==> flow/design.v <==
`timescale 1ns / 1ps
module valid_ready_FF #(
    parameter DATA_WIDTH = 128
)
(
    input clk,
    input reset,
    input                   i_valid,
    output                  i_ready,
    input  [DATA_WIDTH-1:0] i_data,
    output reg                  o_valid,
    input                       o_ready,
    output reg [DATA_WIDTH-1:0] o_data
);
    assign i_ready = o_ready | ~o_valid;
    always @(posedge clk) begin
        if(reset) begin
            o_valid <= 1'b0;
            o_data  <= 'd0;
        end
        else if(i_ready) begin
            o_valid <= i_valid;
            o_data  <= i_data;
        end
    end
endmodule
`timescale 1ns / 1ps
module dct_4x4 #(
    parameter PERF_OPT_ROW = 0,
    parameter PERF_OPT_COL = 0
)
(
    input clk,
    input reset,
    input          i_valid,
    output         i_ready,
    input  [255:0] i_data,
    output         o_valid,
    input          o_ready,
    output [255:0] o_data
);
    wire [127:0] i_data_128;
    wire         w_valid;
    wire         w_ready;
    wire [127:0] w_data;
    reg row_valid;
    reg col_valid;
    reg weight_valid;
    reg dct_valid;
    wire row_ready;
    wire col_ready;
    wire weight_ready;
    wire dct_ready;
    wire        [7:0] x[0:3][0:3];
    reg signed [11:0] row_out[0:3][0:3];
    reg signed [14:0] col_out[0:3][0:3];
    reg signed [19:0] weight_out[0:3][0:3];
    reg signed [15:0] dct_out[0:3][0:3];
    wire signed [5:0] coeff_A = 6'b0_00011;   
    wire signed [5:0] coeff_B = 6'b0_00101;   
    wire signed [5:0] coeff_C = 6'b0_01000;   
    genvar i,j;
    integer n, m;
    generate
        for(i=0; i<4; i=i+1) begin
            for(j=0; j<4; j=j+1) begin
                assign i_data_128[(32*i+8*j)+:8] = i_data[(64*i+16*j)+:8];
            end
        end
    endgenerate
    valid_ready_FF #(128) u_valid_ready_FF(
        clk, reset, i_valid, i_ready, i_data_128, w_valid, w_ready, w_data
    );
    generate
        for(i=0; i<4; i=i+1) begin
            for(j=0; j<4; j=j+1) begin
                assign x[i][j] = w_data[127-(32*i+8*j)-:8];
            end
        end
    endgenerate
    generate
    if(~PERF_OPT_ROW) begin
        assign w_ready = row_ready | ~row_valid;
        always @(posedge clk) begin
            if(reset) begin
                row_valid <= 'd0;
                for(n=0; n<4; n=n+1) begin
                    for(m=0; m<4; m=m+1) begin
                        row_out[n][m] <= 'd0;
                    end
                end
            end
            else if(w_ready) begin
                row_valid <= w_valid;
                row_out[0][0] <= x[0][0] + x[1][0] + x[2][0] + x[3][0];
                row_out[0][1] <= x[0][1] + x[1][1] + x[2][1] + x[3][1];
                row_out[0][2] <= x[0][2] + x[1][2] + x[2][2] + x[3][2];
                row_out[0][3] <= x[0][3] + x[1][3] + x[2][3] + x[3][3];
                row_out[1][0] <= (x[0][0]<<1) + x[1][0] - x[2][0] - (x[3][0]<<1);
                row_out[1][1] <= (x[0][1]<<1) + x[1][1] - x[2][1] - (x[3][1]<<1);
                row_out[1][2] <= (x[0][2]<<1) + x[1][2] - x[2][2] - (x[3][2]<<1);
                row_out[1][3] <= (x[0][3]<<1) + x[1][3] - x[2][3] - (x[3][3]<<1);
                row_out[2][0] <= x[0][0] - x[1][0] - x[2][0] + x[3][0];
                row_out[2][1] <= x[0][1] - x[1][1] - x[2][1] + x[3][1];
                row_out[2][2] <= x[0][2] - x[1][2] - x[2][2] + x[3][2];
                row_out[2][3] <= x[0][3] - x[1][3] - x[2][3] + x[3][3];
                row_out[3][0] <= x[0][0] - (x[1][0]<<1) + (x[2][0]<<1) - x[3][0];
                row_out[3][1] <= x[0][1] - (x[1][1]<<1) + (x[2][1]<<1) - x[3][1];
                row_out[3][2] <= x[0][2] - (x[1][2]<<1) + (x[2][2]<<1) - x[3][2];
                row_out[3][3] <= x[0][3] - (x[1][3]<<1) + (x[2][3]<<1) - x[3][3];
            end
        end
    end
    else if(PERF_OPT_ROW) begin
        assign w_ready = row_ready;
        always @(*) begin
            row_valid = w_valid;
            row_out[0][0] = x[0][0] + x[1][0] + x[2][0] + x[3][0];
            row_out[0][1] = x[0][1] + x[1][1] + x[2][1] + x[3][1];
            row_out[0][2] = x[0][2] + x[1][2] + x[2][2] + x[3][2];
            row_out[0][3] = x[0][3] + x[1][3] + x[2][3] + x[3][3];
            row_out[1][0] = (x[0][0]<<1) + x[1][0] - x[2][0] - (x[3][0]<<1);
            row_out[1][1] = (x[0][1]<<1) + x[1][1] - x[2][1] - (x[3][1]<<1);
            row_out[1][2] = (x[0][2]<<1) + x[1][2] - x[2][2] - (x[3][2]<<1);
            row_out[1][3] = (x[0][3]<<1) + x[1][3] - x[2][3] - (x[3][3]<<1);
            row_out[2][0] = x[0][0] - x[1][0] - x[2][0] + x[3][0];
            row_out[2][1] = x[0][1] - x[1][1] - x[2][1] + x[3][1];
            row_out[2][2] = x[0][2] - x[1][2] - x[2][2] + x[3][2];
            row_out[2][3] = x[0][3] - x[1][3] - x[2][3] + x[3][3];
            row_out[3][0] = x[0][0] - (x[1][0]<<1) + (x[2][0]<<1) - x[3][0];
            row_out[3][1] = x[0][1] - (x[1][1]<<1) + (x[2][1]<<1) - x[3][1];
            row_out[3][2] = x[0][2] - (x[1][2]<<1) + (x[2][2]<<1) - x[3][2];
            row_out[3][3] = x[0][3] - (x[1][3]<<1) + (x[2][3]<<1) - x[3][3];
        end
    end
    endgenerate
    generate
    if(~PERF_OPT_COL) begin
        assign row_ready = col_ready | ~col_valid;
        always @(posedge clk) begin
            if(reset) begin
                col_valid <= 'd0;
                for(n=0; n<4; n=n+1) begin
                    for(m=0; m<4; m=m+1) begin
                        col_out[n][m] <= 'd0;
                    end
                end
            end
            else if(row_ready) begin
                col_valid <= row_valid;
                col_out[0][0] <= row_out[0][0] + row_out[0][1] + row_out[0][2] + row_out[0][3];
                col_out[1][0] <= row_out[1][0] + row_out[1][1] + row_out[1][2] + row_out[1][3];
                col_out[2][0] <= row_out[2][0] + row_out[2][1] + row_out[2][2] + row_out[2][3];
                col_out[3][0] <= row_out[3][0] + row_out[3][1] + row_out[3][2] + row_out[3][3];
                col_out[0][1] <= (row_out[0][0]<<1) + row_out[0][1] - row_out[0][2] - (row_out[0][3]<<1);
                col_out[1][1] <= (row_out[1][0]<<1) + row_out[1][1] - row_out[1][2] - (row_out[1][3]<<1);
                col_out[2][1] <= (row_out[2][0]<<1) + row_out[2][1] - row_out[2][2] - (row_out[2][3]<<1);
                col_out[3][1] <= (row_out[3][0]<<1) + row_out[3][1] - row_out[3][2] - (row_out[3][3]<<1);
                col_out[0][2] <= row_out[0][0] - row_out[0][1] - row_out[0][2] + row_out[0][3];
                col_out[1][2] <= row_out[1][0] - row_out[1][1] - row_out[1][2] + row_out[1][3];
                col_out[2][2] <= row_out[2][0] - row_out[2][1] - row_out[2][2] + row_out[2][3];
                col_out[3][2] <= row_out[3][0] - row_out[3][1] - row_out[3][2] + row_out[3][3];
                col_out[0][3] <= row_out[0][0] - (row_out[0][1]<<1) + (row_out[0][2]<<1) - row_out[0][3];
                col_out[1][3] <= row_out[1][0] - (row_out[1][1]<<1) + (row_out[1][2]<<1) - row_out[1][3];
                col_out[2][3] <= row_out[2][0] - (row_out[2][1]<<1) + (row_out[2][2]<<1) - row_out[2][3];
                col_out[3][3] <= row_out[3][0] - (row_out[3][1]<<1) + (row_out[3][2]<<1) - row_out[3][3];
            end
        end
    end
    else if(PERF_OPT_COL) begin
        assign row_ready = col_ready;
        always @(*) begin
            col_valid = row_valid;
            col_out[0][0] = row_out[0][0] + row_out[0][1] + row_out[0][2] + row_out[0][3];
            col_out[1][0] = row_out[1][0] + row_out[1][1] + row_out[1][2] + row_out[1][3];
            col_out[2][0] = row_out[2][0] + row_out[2][1] + row_out[2][2] + row_out[2][3];
            col_out[3][0] = row_out[3][0] + row_out[3][1] + row_out[3][2] + row_out[3][3];
            col_out[0][1] = (row_out[0][0]<<1) + row_out[0][1] - row_out[0][2] - (row_out[0][3]<<1);
            col_out[1][1] = (row_out[1][0]<<1) + row_out[1][1] - row_out[1][2] - (row_out[1][3]<<1);
            col_out[2][1] = (row_out[2][0]<<1) + row_out[2][1] - row_out[2][2] - (row_out[2][3]<<1);
            col_out[3][1] = (row_out[3][0]<<1) + row_out[3][1] - row_out[3][2] - (row_out[3][3]<<1);
            col_out[0][2] = row_out[0][0] - row_out[0][1] - row_out[0][2] + row_out[0][3];
            col_out[1][2] = row_out[1][0] - row_out[1][1] - row_out[1][2] + row_out[1][3];
            col_out[2][2] = row_out[2][0] - row_out[2][1] - row_out[2][2] + row_out[2][3];
            col_out[3][2] = row_out[3][0] - row_out[3][1] - row_out[3][2] + row_out[3][3];
            col_out[0][3] = row_out[0][0] - (row_out[0][1]<<1) + (row_out[0][2]<<1) - row_out[0][3];
            col_out[1][3] = row_out[1][0] - (row_out[1][1]<<1) + (row_out[1][2]<<1) - row_out[1][3];
            col_out[2][3] = row_out[2][0] - (row_out[2][1]<<1) + (row_out[2][2]<<1) - row_out[2][3];
            col_out[3][3] = row_out[3][0] - (row_out[3][1]<<1) + (row_out[3][2]<<1) - row_out[3][3];
        end
    end
    endgenerate
    assign col_ready = weight_ready | ~weight_valid;
    always @(posedge clk) begin
        if(reset) begin
            weight_valid <= 'd0;
            for(n=0; n<4; n=n+1) begin
                for(m=0; m<4; m=m+1) begin
                    weight_out[n][m] <= 'd0;
                end
            end
        end
        else if(col_ready) begin
            weight_valid <= col_valid;
            weight_out[0][0] <= coeff_C * col_out[0][0];
            weight_out[0][1] <= coeff_B * col_out[0][1];
            weight_out[0][2] <= coeff_C * col_out[0][2];
            weight_out[0][3] <= coeff_B * col_out[0][3];
            weight_out[1][0] <= coeff_B * col_out[1][0];
            weight_out[1][1] <= coeff_A * col_out[1][1];
            weight_out[1][2] <= coeff_B * col_out[1][2];
            weight_out[1][3] <= coeff_A * col_out[1][3];
            weight_out[2][0] <= coeff_C * col_out[2][0];
            weight_out[2][1] <= coeff_B * col_out[2][1];
            weight_out[2][2] <= coeff_C * col_out[2][2];
            weight_out[2][3] <= coeff_B * col_out[2][3];
            weight_out[3][0] <= coeff_B * col_out[3][0];
            weight_out[3][1] <= coeff_A * col_out[3][1];
            weight_out[3][2] <= coeff_B * col_out[3][2];
            weight_out[3][3] <= coeff_A * col_out[3][3];
        end
    end
    assign dct_ready    = o_ready;
    assign weight_ready = dct_ready | ~dct_valid;
    always @(posedge clk) begin
        if(reset) begin
            dct_valid <= 'd0;
            for(n=0; n<4; n=n+1) begin
                for(m=0; m<4; m=m+1) begin
                    dct_out[n][m] <= 'd0;
                end
            end
        end
        else if(weight_ready) begin
            dct_valid <= weight_valid;
            dct_out[0][0] <= {weight_out[0][0][19], weight_out[0][0][15:5], weight_out[0][0][4:1]};
            dct_out[0][1] <= {weight_out[0][1][19], weight_out[0][1][15:5], weight_out[0][1][4:1]};
            dct_out[0][2] <= {weight_out[0][2][19], weight_out[0][2][15:5], weight_out[0][2][4:1]};
            dct_out[0][3] <= {weight_out[0][3][19], weight_out[0][3][15:5], weight_out[0][3][4:1]};
            dct_out[1][0] <= {weight_out[1][0][19], weight_out[1][0][15:5], weight_out[1][0][4:1]};
            dct_out[1][1] <= {weight_out[1][1][19], weight_out[1][1][15:5], weight_out[1][1][4:1]};
            dct_out[1][2] <= {weight_out[1][2][19], weight_out[1][2][15:5], weight_out[1][2][4:1]};
            dct_out[1][3] <= {weight_out[1][3][19], weight_out[1][3][15:5], weight_out[1][3][4:1]};
            dct_out[2][0] <= {weight_out[2][0][19], weight_out[2][0][15:5], weight_out[2][0][4:1]};
            dct_out[2][1] <= {weight_out[2][1][19], weight_out[2][1][15:5], weight_out[2][1][4:1]};
            dct_out[2][2] <= {weight_out[2][2][19], weight_out[2][2][15:5], weight_out[2][2][4:1]};
            dct_out[2][3] <= {weight_out[2][3][19], weight_out[2][3][15:5], weight_out[2][3][4:1]};
            dct_out[3][0] <= {weight_out[3][0][19], weight_out[3][0][15:5], weight_out[3][0][4:1]};
            dct_out[3][1] <= {weight_out[3][1][19], weight_out[3][1][15:5], weight_out[3][1][4:1]};
            dct_out[3][2] <= {weight_out[3][2][19], weight_out[3][2][15:5], weight_out[3][2][4:1]};
            dct_out[3][3] <= {weight_out[3][3][19], weight_out[3][3][15:5], weight_out[3][3][4:1]};
        end
    end
    assign o_valid = dct_valid;
    assign o_data = {
        dct_out[0][0], dct_out[0][1], dct_out[0][2], dct_out[0][3],
        dct_out[1][0], dct_out[1][1], dct_out[1][2], dct_out[1][3],
        dct_out[2][0], dct_out[2][1], dct_out[2][2], dct_out[2][3],
        dct_out[3][0], dct_out[3][1], dct_out[3][2], dct_out[3][3]
    };
endmodule
`timescale 1ns / 1ps
module dct_4x4_core (
    input          clk,
    input          reset,
    input          i_valid,
    output         i_ready,
    input  [255:0] i_data,
    output         o_valid,
    input          o_ready,
    output [255:0] o_data
);
    dct_4x4 #(
        .PERF_OPT_ROW(1),
        .PERF_OPT_COL(1)
    ) u_dct_4x4 (
        .clk    (clk),
        .reset  (reset),
        .i_valid(i_valid),
        .i_ready(i_ready),
        .i_data (i_data),
        .o_valid(o_valid),
        .o_ready(o_ready),
        .o_data (o_data)
    );
endmodule
Hand-over note for dct_4x4_core

Reports on dct_4x4_core
Module dct_4x4_core before and after one edit of its RTL, step after step.
"unedited" refers to lines of the RTL above, "edited" to lines of the edited file.
"difference": "edited" minus "unedited" as printed here. "rel. change": 100 x difference / "unedited".
Operators: Yosys type, input widths -> output width; for muxes data width and select width s.
The mark -- stands for no value.

set-up
  top = dct_4x4_core
  clock port = clk
  library = sky130hd
  timing corner = tt_025C_1v80

Edit of the RTL
The edit as a unified diff against the file above.
This change comes from a script, not from a designer. The edited design behaves differently; no optimisation was intended.

begin of diff
@@ -158,5 +158,5 @@
                 col_out[3][1] <= (row_out[3][0]<<1) + row_out[3][1] - row_out[3][2] - (row_out[3][3]<<1);
                 col_out[0][2] <= row_out[0][0] - row_out[0][1] - row_out[0][2] + row_out[0][3];
-                col_out[1][2] <= row_out[1][0] - row_out[1][1] - row_out[1][2] + row_out[1][3];
+                col_out[1][2] <= row_out[1][0] + row_out[1][1] - row_out[1][2] + row_out[1][3];
                 col_out[2][2] <= row_out[2][0] - row_out[2][1] - row_out[2][2] + row_out[2][3];
                 col_out[3][2] <= row_out[3][0] - row_out[3][1] - row_out[3][2] + row_out[3][3];
end of diff

After elaboration
Source: Yosys, flattened and elaborated. Widths are those after wreduce; folded enables and synchronous resets count as part of the registers. Registers that Yosys merges into a memory's read port (data or address) are not register bits. Print and check cells do not count. Equal cells are merged and count once.

operators by class
  what                   unedited  edited  difference  rel. change (%)
  add/sub/neg operators  96        95      -1          -1.04
  $mul                   12        12      0           0.00
  bitwise logic cells    10        10      0           0.00

operator list
  cell                   unedited  edited  difference  rel. change (%)
  $sub 12x12->13         4         3       -1          -25.00
  $add 12x8->12          12        12      0           0.00
  $sub 12x8->12          12        12      0           0.00
  $add 13x12->14         8         8       0           0.00
  $add 15x12->15         8         8       0           0.00
  $mul 4x15->19 const A  8         8       0           0.00
  $not 1->1              5         5       0           0.00
  $or 1x1->1             5         5       0           0.00
  $add 12x12->13         4         4       0           0.00
  $add 12x9->12          4         4       0           0.00
  $add 14x13->15         4         4       0           0.00
  $add 8x8->9            4         4       0           0.00
  $add 9x8->10           4         4       0           0.00
  $mul 3x15->18 const A  4         4       0           0.00
  $sub 12x13->14         4         4       0           0.00
  $sub 12x9->12          4         4       0           0.00
  $sub 13x12->14         4         4       0           0.00
  $sub 14x12->15         4         4       0           0.00
  $sub 15x12->15         4         4       0           0.00
  $sub 15x13->15         4         4       0           0.00
  $sub 8x8->9            4         4       0           0.00
  $sub 8x9->10           4         4       0           0.00

bit counts
  what                   unedited  edited  difference  rel. change (%)
  register bits          1113      1113    0           0.00
  input port bits        260       260     0           0.00
  output and inout bits  258       258     0           0.00

Longest topological paths
Yosys ltp: most cells in a row. Word level: on the elaborated netlist, between registers, memories and ports. Mapped: between sequential cells and ports; inverters and the memories' decode and read muxes count.

logic depth
  what                           unedited  edited  difference  rel. change (%)
  depth in word-level cells      6         6       0           0.00
  ABC_AREA                       0         0       --          --
  gate-level depth with buffers  20        24      +4          +20.00
  gate-level depth less buffers  20        24      +4          +20.00

Netlist
The flow's flattened synthesis, as Yosys stat reports it; memories are mapped. The netlist is that of the ABC_AREA named above (0 if unset); the other value can give another one.

mapped netlist
  what                                unedited  edited   difference  rel. change (%)
  cell count                          9079      8939     -140        -1.54
  synthesis area (um^2)               76342.0   74793.0  -1549.0     -2.03
  sequential part of the area (um^2)  20940.1   20940.1  0.0         0.00
  mapped flip-flops                   1046      1046     0           0.00
  buffers                             373       359      -14         -3.75

cells by type
  cell type                  unedited  edited  difference  rel. change (%)
  sky130_fd_sc_hd__clkbuf_1  254       335     +81         +31.89
  sky130_fd_sc_hd__buf_2     85        4       -81         -95.29
  sky130_fd_sc_hd__nand2_1   1779      1839    +60         +3.37
  sky130_fd_sc_hd__o21ai_1   57        1       -56         -98.25
  sky130_fd_sc_hd__a21oi_1   1183      1231    +48         +4.06
  sky130_fd_sc_hd__nor3_1    118       71      -47         -39.83
  sky130_fd_sc_hd__xnor2_1   341       387     +46         +13.49
  sky130_fd_sc_hd__xor2_1    140       179     +39         +27.86
  sky130_fd_sc_hd__nand3_1   124       85      -39         -31.45
  sky130_fd_sc_hd__a211oi_1  135       173     +38         +28.15
  sky130_fd_sc_hd__nor2_1    333       362     +29         +8.71
  sky130_fd_sc_hd__nand2b_1  45        74      +29         +64.44
  sky130_fd_sc_hd__o21ai_0   254       282     +28         +11.02
  sky130_fd_sc_hd__nor2b_1   85        58      -27         -31.76
  sky130_fd_sc_hd__nor4b_1   32        5       -27         -84.38
  sky130_fd_sc_hd__fa_1      445       420     -25         -5.62
  sky130_fd_sc_hd__o211ai_1  37        13      -24         -64.86
  sky130_fd_sc_hd__o311ai_1  24        0       -24         -100.00

The list need not be complete.
By module: a second synthesis without flattening, with its own total; a netlist apart from the flattened one above.

unflattened totals
  what                                            unedited  edited   difference  rel. change (%)
  cell total of the unflattened synthesis         8666      8760     +94         +1.08
  area total of the unflattened synthesis (um^2)  75608.8   75889.0  +280.2      +0.37

Rows give one instance, submodules left out.

by module, unedited
  module                           instances  cells  area (um^2)  sequential area (um^2)
  dct_4x4                          1          8079   69718.1      18297.5
  valid_ready_FF (DATA_WIDTH=128)  1          587    5890.6       2582.5
  dct_4x4_core                     1          0      0.0          0.0

by module, edited
  module                           instances  cells  area (um^2)  sequential area (um^2)
  dct_4x4                          1          8173   69998.4      18277.5
  valid_ready_FF (DATA_WIDTH=128)  1          587    5890.6       2582.5
  dct_4x4_core                     1          0      0.0          0.0

Worst setup path after synthesis
Path of least setup slack by OpenSTA after synthesis, without wires, with an ideal clock, recovery checks aside; 20% of the period is set as input and as output delay. Where synthesis merged equal registers, the netlist keeps one of their names.

timing post-synthesis
  what                                 unedited                    edited                      difference  rel. change (%)
  path type                            register to register        register to register        --          --
  start                                register u_dct_4x4.row_out  register u_dct_4x4.row_out  --          --
  end                                  register u_dct_4x4.col_out  register u_dct_4x4.col_out  --          --
  period (ns)                          5.0                         5.0                         0.0         0.00
  library setup time (ns)              0.119                       0.128                       +0.009      --
  time at the first pin (ns)           0.000                       0.000                       0.000       --
  arrival (ns)                         4.211                       4.437                       +0.226      +5.37
  data required time (ns)              4.881                       4.872                       -0.009      -0.18
  slack (ns)                           0.671                       0.435                       -0.236      --
  path delay (ns)                      4.330                       4.565                       +0.235      +5.43
  stages                               19                          22                          +3          +15.79
  period reached after synthesis (ns)  4.329                       4.565                       +0.236      +5.45

"path delay" = arrival - input delay + setup time.
"stages" counts driving pins, that of a launching flip-flop among them; a cell with two outputs on the path counts twice.
"period reached after synthesis" is the clock period less the worst setup slack; recovery checks do not enter. This is arithmetic on one report: input and output delays are still those of the set period (20% each).
Where an end lacks its bit number, it is one bit of the signal, or one of the new flip-flops if synthesis recoded a state register.
The rows between start and end are the longest chain of elaborated cells between them; the timing report does not say that the signal goes this way. Where chains are equally long, one stands for them.
Each line given opens the expression or statement behind the cell; cells for indexed reads and writes are added by Yosys, which also makes memories of some case tables.

between the ends, post-synthesis, unedited
  cells stage by stage = sky130_fd_sc_hd__dfxtp_1 sky130_fd_sc_hd__fa_1 sky130_fd_sc_hd__inv_1 sky130_fd_sc_hd__ha_1 sky130_fd_sc_hd__or2_1 sky130_fd_sc_hd__fa_1 sky130_fd_sc_hd__a21o_1 sky130_fd_sc_hd__a21oi_1 sky130_fd_sc_hd__o21a_1 sky130_fd_sc_hd__nor3_1 sky130_fd_sc_hd__a2111oi_1 sky130_fd_sc_hd__xnor2_1 sky130_fd_sc_hd__ha_1 sky130_fd_sc_hd__nor2b_1 sky130_fd_sc_hd__o21ai_0 sky130_fd_sc_hd__nand2b_1 sky130_fd_sc_hd__a221oi_1 sky130_fd_sc_hd__xor2_1 sky130_fd_sc_hd__o21ai_1
  cells in the longest elaborated chain = 2
  elaborated cells between the ends (all ways) = 2
  RTL lines with such cells = 1
  those cells by class = add/sub: 2

ends and longest elaborated chain, post-synthesis, unedited
  what             line  text
  start, declared  55    reg signed [11:0] row_out[0:3][0:3];
  start, assigned  89    row_out[n][m] <= 'd0;
  $sub 13x12->14   160   col_out[1][2] <= row_out[1][0] - row_out[1][1] - row_out[1][2] + row_out[1][3];
  $add 15x12->15   160
  end, assigned    145   col_out[n][m] <= 'd0;
  end, declared    56    reg signed [14:0] col_out[0:3][0:3];

between the ends, post-synthesis, edited
  cells stage by stage = sky130_fd_sc_hd__dfxtp_1 sky130_fd_sc_hd__ha_1 sky130_fd_sc_hd__inv_1 sky130_fd_sc_hd__fa_1 sky130_fd_sc_hd__nor2b_1 sky130_fd_sc_hd__o21ai_0 sky130_fd_sc_hd__a21boi_0 sky130_fd_sc_hd__o21ai_0 sky130_fd_sc_hd__a2111oi_0 sky130_fd_sc_hd__nor2_1 sky130_fd_sc_hd__ha_1 sky130_fd_sc_hd__nand2b_1 sky130_fd_sc_hd__o21ba_2 sky130_fd_sc_hd__o311a_1 sky130_fd_sc_hd__a22oi_1 sky130_fd_sc_hd__xor2_1 sky130_fd_sc_hd__ha_1 sky130_fd_sc_hd__nand2_1 sky130_fd_sc_hd__o311ai_0 sky130_fd_sc_hd__nand2_1 sky130_fd_sc_hd__a221oi_1 sky130_fd_sc_hd__nor3_1
  cells in the longest elaborated chain = 3
  elaborated cells between the ends (all ways) = 3
  those cells by class = add/sub: 3

ends and longest elaborated chain, post-synthesis, edited
  what             line  text
  start, declared  55    reg signed [11:0] row_out[0:3][0:3];
  start, assigned  89    row_out[n][m] <= 'd0;
  $add 12x12->13   160   col_out[1][2] <= row_out[1][0] + row_out[1][1] - row_out[1][2] + row_out[1][3];
  $sub 13x12->14   160
  $add 15x12->15   160
  end, assigned    145   col_out[n][m] <= 'd0;
  end, declared    56    reg signed [14:0] col_out[0:3][0:3];

Timing after layout
Path of least setup slack in the final report of each run of pair A (OpenROAD, finished layout, wires in). Where an end is a register, its clock arrival counts in the times.

timing post-layout
  what                        unedited                    edited                      difference  rel. change (%)
  path type                   register to register        register to register        --          --
  start                       register u_dct_4x4.row_out  register u_dct_4x4.row_out  --          --
  end                         register u_dct_4x4.col_out  register u_dct_4x4.col_out  --          --
  period (ns)                 5.0                         5.0                         0.0         0.00
  library setup time (ns)     0.06                        0.12                        +0.06       --
  time at the first pin (ns)  0.75                        0.75                        0.00        0.00
  arrival (ns)                5.36                        5.37                        +0.01       +0.19
  data required time (ns)     5.71                        5.64                        -0.07       -1.23
  slack (ns)                  0.35                        0.26                        -0.09       --
  stages                      19                          20                          +1          +5.26

Where an end lacks its bit number, it is one bit of the signal, or one of the new flip-flops if synthesis recoded a state register.
The rows between start and end are the longest chain of elaborated cells between them; the timing report does not say that the signal goes this way. Where chains are equally long, one stands for them.

between the ends, post-layout, unedited
  cells stage by stage = sky130_fd_sc_hd__dfxtp_1 sky130_fd_sc_hd__fa_1 sky130_fd_sc_hd__inv_1 sky130_fd_sc_hd__ha_1 sky130_fd_sc_hd__or2_2 sky130_fd_sc_hd__fa_1 sky130_fd_sc_hd__a21o_1 sky130_fd_sc_hd__a21oi_2 sky130_fd_sc_hd__o21a_1 sky130_fd_sc_hd__nor3_1 sky130_fd_sc_hd__a2111oi_2 sky130_fd_sc_hd__buf_4 sky130_fd_sc_hd__a21oi_1 sky130_fd_sc_hd__xor2_1 sky130_fd_sc_hd__ha_1 sky130_fd_sc_hd__nor2b_1 sky130_fd_sc_hd__nor4b_1 sky130_fd_sc_hd__o221ai_1 sky130_fd_sc_hd__nand2_1
  cells in the longest elaborated chain = 3
  elaborated cells between the ends (all ways) = 3
  RTL lines with such cells = 1
  those cells by class = add/sub: 3

ends and longest elaborated chain, post-layout, unedited
  what             line  text
  start, declared  55    reg signed [11:0] row_out[0:3][0:3];
  start, assigned  89    row_out[n][m] <= 'd0;
  $sub 12x12->13   162   col_out[3][2] <= row_out[3][0] - row_out[3][1] - row_out[3][2] + row_out[3][3];
  $sub 13x12->14   162
  $add 15x12->15   162
  end, assigned    145   col_out[n][m] <= 'd0;
  end, declared    56    reg signed [14:0] col_out[0:3][0:3];

between the ends, post-layout, edited
  cells stage by stage = sky130_fd_sc_hd__dfxtp_1 sky130_fd_sc_hd__fa_1 sky130_fd_sc_hd__inv_1 sky130_fd_sc_hd__ha_1 sky130_fd_sc_hd__nor2_1 sky130_fd_sc_hd__fa_1 sky130_fd_sc_hd__nor2b_1 sky130_fd_sc_hd__o21ai_0 sky130_fd_sc_hd__a21boi_0 sky130_fd_sc_hd__o41ai_1 sky130_fd_sc_hd__nor2_1 sky130_fd_sc_hd__a2111oi_0 sky130_fd_sc_hd__buf_4 sky130_fd_sc_hd__xnor2_1 sky130_fd_sc_hd__ha_1 sky130_fd_sc_hd__and3_1 sky130_fd_sc_hd__a211oi_1 sky130_fd_sc_hd__a21oi_1 sky130_fd_sc_hd__xnor2_1 sky130_fd_sc_hd__o21ai_0
  cells in the longest elaborated chain = 3
  elaborated cells between the ends (all ways) = 3
  RTL lines with such cells = 1
  those cells by class = add/sub: 3

ends and longest elaborated chain, post-layout, edited
  what             line  text
  start, declared  55    reg signed [11:0] row_out[0:3][0:3];
  start, assigned  89    row_out[n][m] <= 'd0;
  $sub 12x12->13   162   col_out[3][2] <= row_out[3][0] - row_out[3][1] - row_out[3][2] + row_out[3][3];
  $sub 13x12->14   162
  $add 15x12->15   162
  end, assigned    145   col_out[n][m] <= 'd0;
  end, declared    56    reg signed [14:0] col_out[0:3][0:3];

Flow runs
Runs of the flow (Yosys, OpenROAD) on both versions; the two runs of a pair have the same settings. The constraints put input and output delay at 20% of the set period each and load the outputs with 0.01 pF.

flow settings, pair A
  CORE_UTILIZATION = 40
  PLACE_DENSITY = 0.6
  period_ns = 5.0
  CAP_MARGIN = 20
  CORE_MARGIN = 2
  SLEW_MARGIN = 20

results, pair A
  what                                     unedited  edited    difference  rel. change (%)
  cell area after synthesis (um^2)         76342.0   74793.0   -1549.0     -2.03
  die size (um^2)                          194366.0  190458.0  -3908.0     -2.01
  standard-cell area after routing (um^2)  87094.8   86427.9   -666.9      -0.77
  setup slack of the worst path (ns)       0.349     0.264     -0.085      --
  setup TNS (ns)                           0.000     0.000     0.000       --
  worst hold slack after layout (ns)       0.445     0.438     -0.007      --
  reached clock period (ns)                4.651     4.736     +0.085      +1.83

flow settings, pair B
  CORE_UTILIZATION = 34
  CTS_CLUSTER_DIAMETER = 252
  HOLD_SLACK_MARGIN = 0.25
  PLACE_DENSITY_LB_ADDON = 0.28
  SETUP_SLACK_MARGIN = 0.34
  period_ns = 5.96
  CAP_MARGIN = 20
  CORE_MARGIN = 2
  SLEW_MARGIN = 20

results, pair B
  what                                     unedited  edited    difference  rel. change (%)
  cell area after synthesis (um^2)         76342.0   74793.0   -1549.0     -2.03
  die size (um^2)                          228341.0  223748.0  -4593.0     -2.01
  standard-cell area after routing (um^2)  87252.4   85789.8   -1462.6     -1.68
  setup slack of the worst path (ns)       0.998     0.764     -0.234      --
  setup TNS (ns)                           0.000     0.000     0.000       --
  worst hold slack after layout (ns)       0.449     0.448     -0.001      --
  reached clock period (ns)                4.962     5.196     +0.234      +4.72

"reached clock period" means the clock period less the worst setup slack. The figure is calculated, with input and output delays left at 20% of the set period.

End of note.
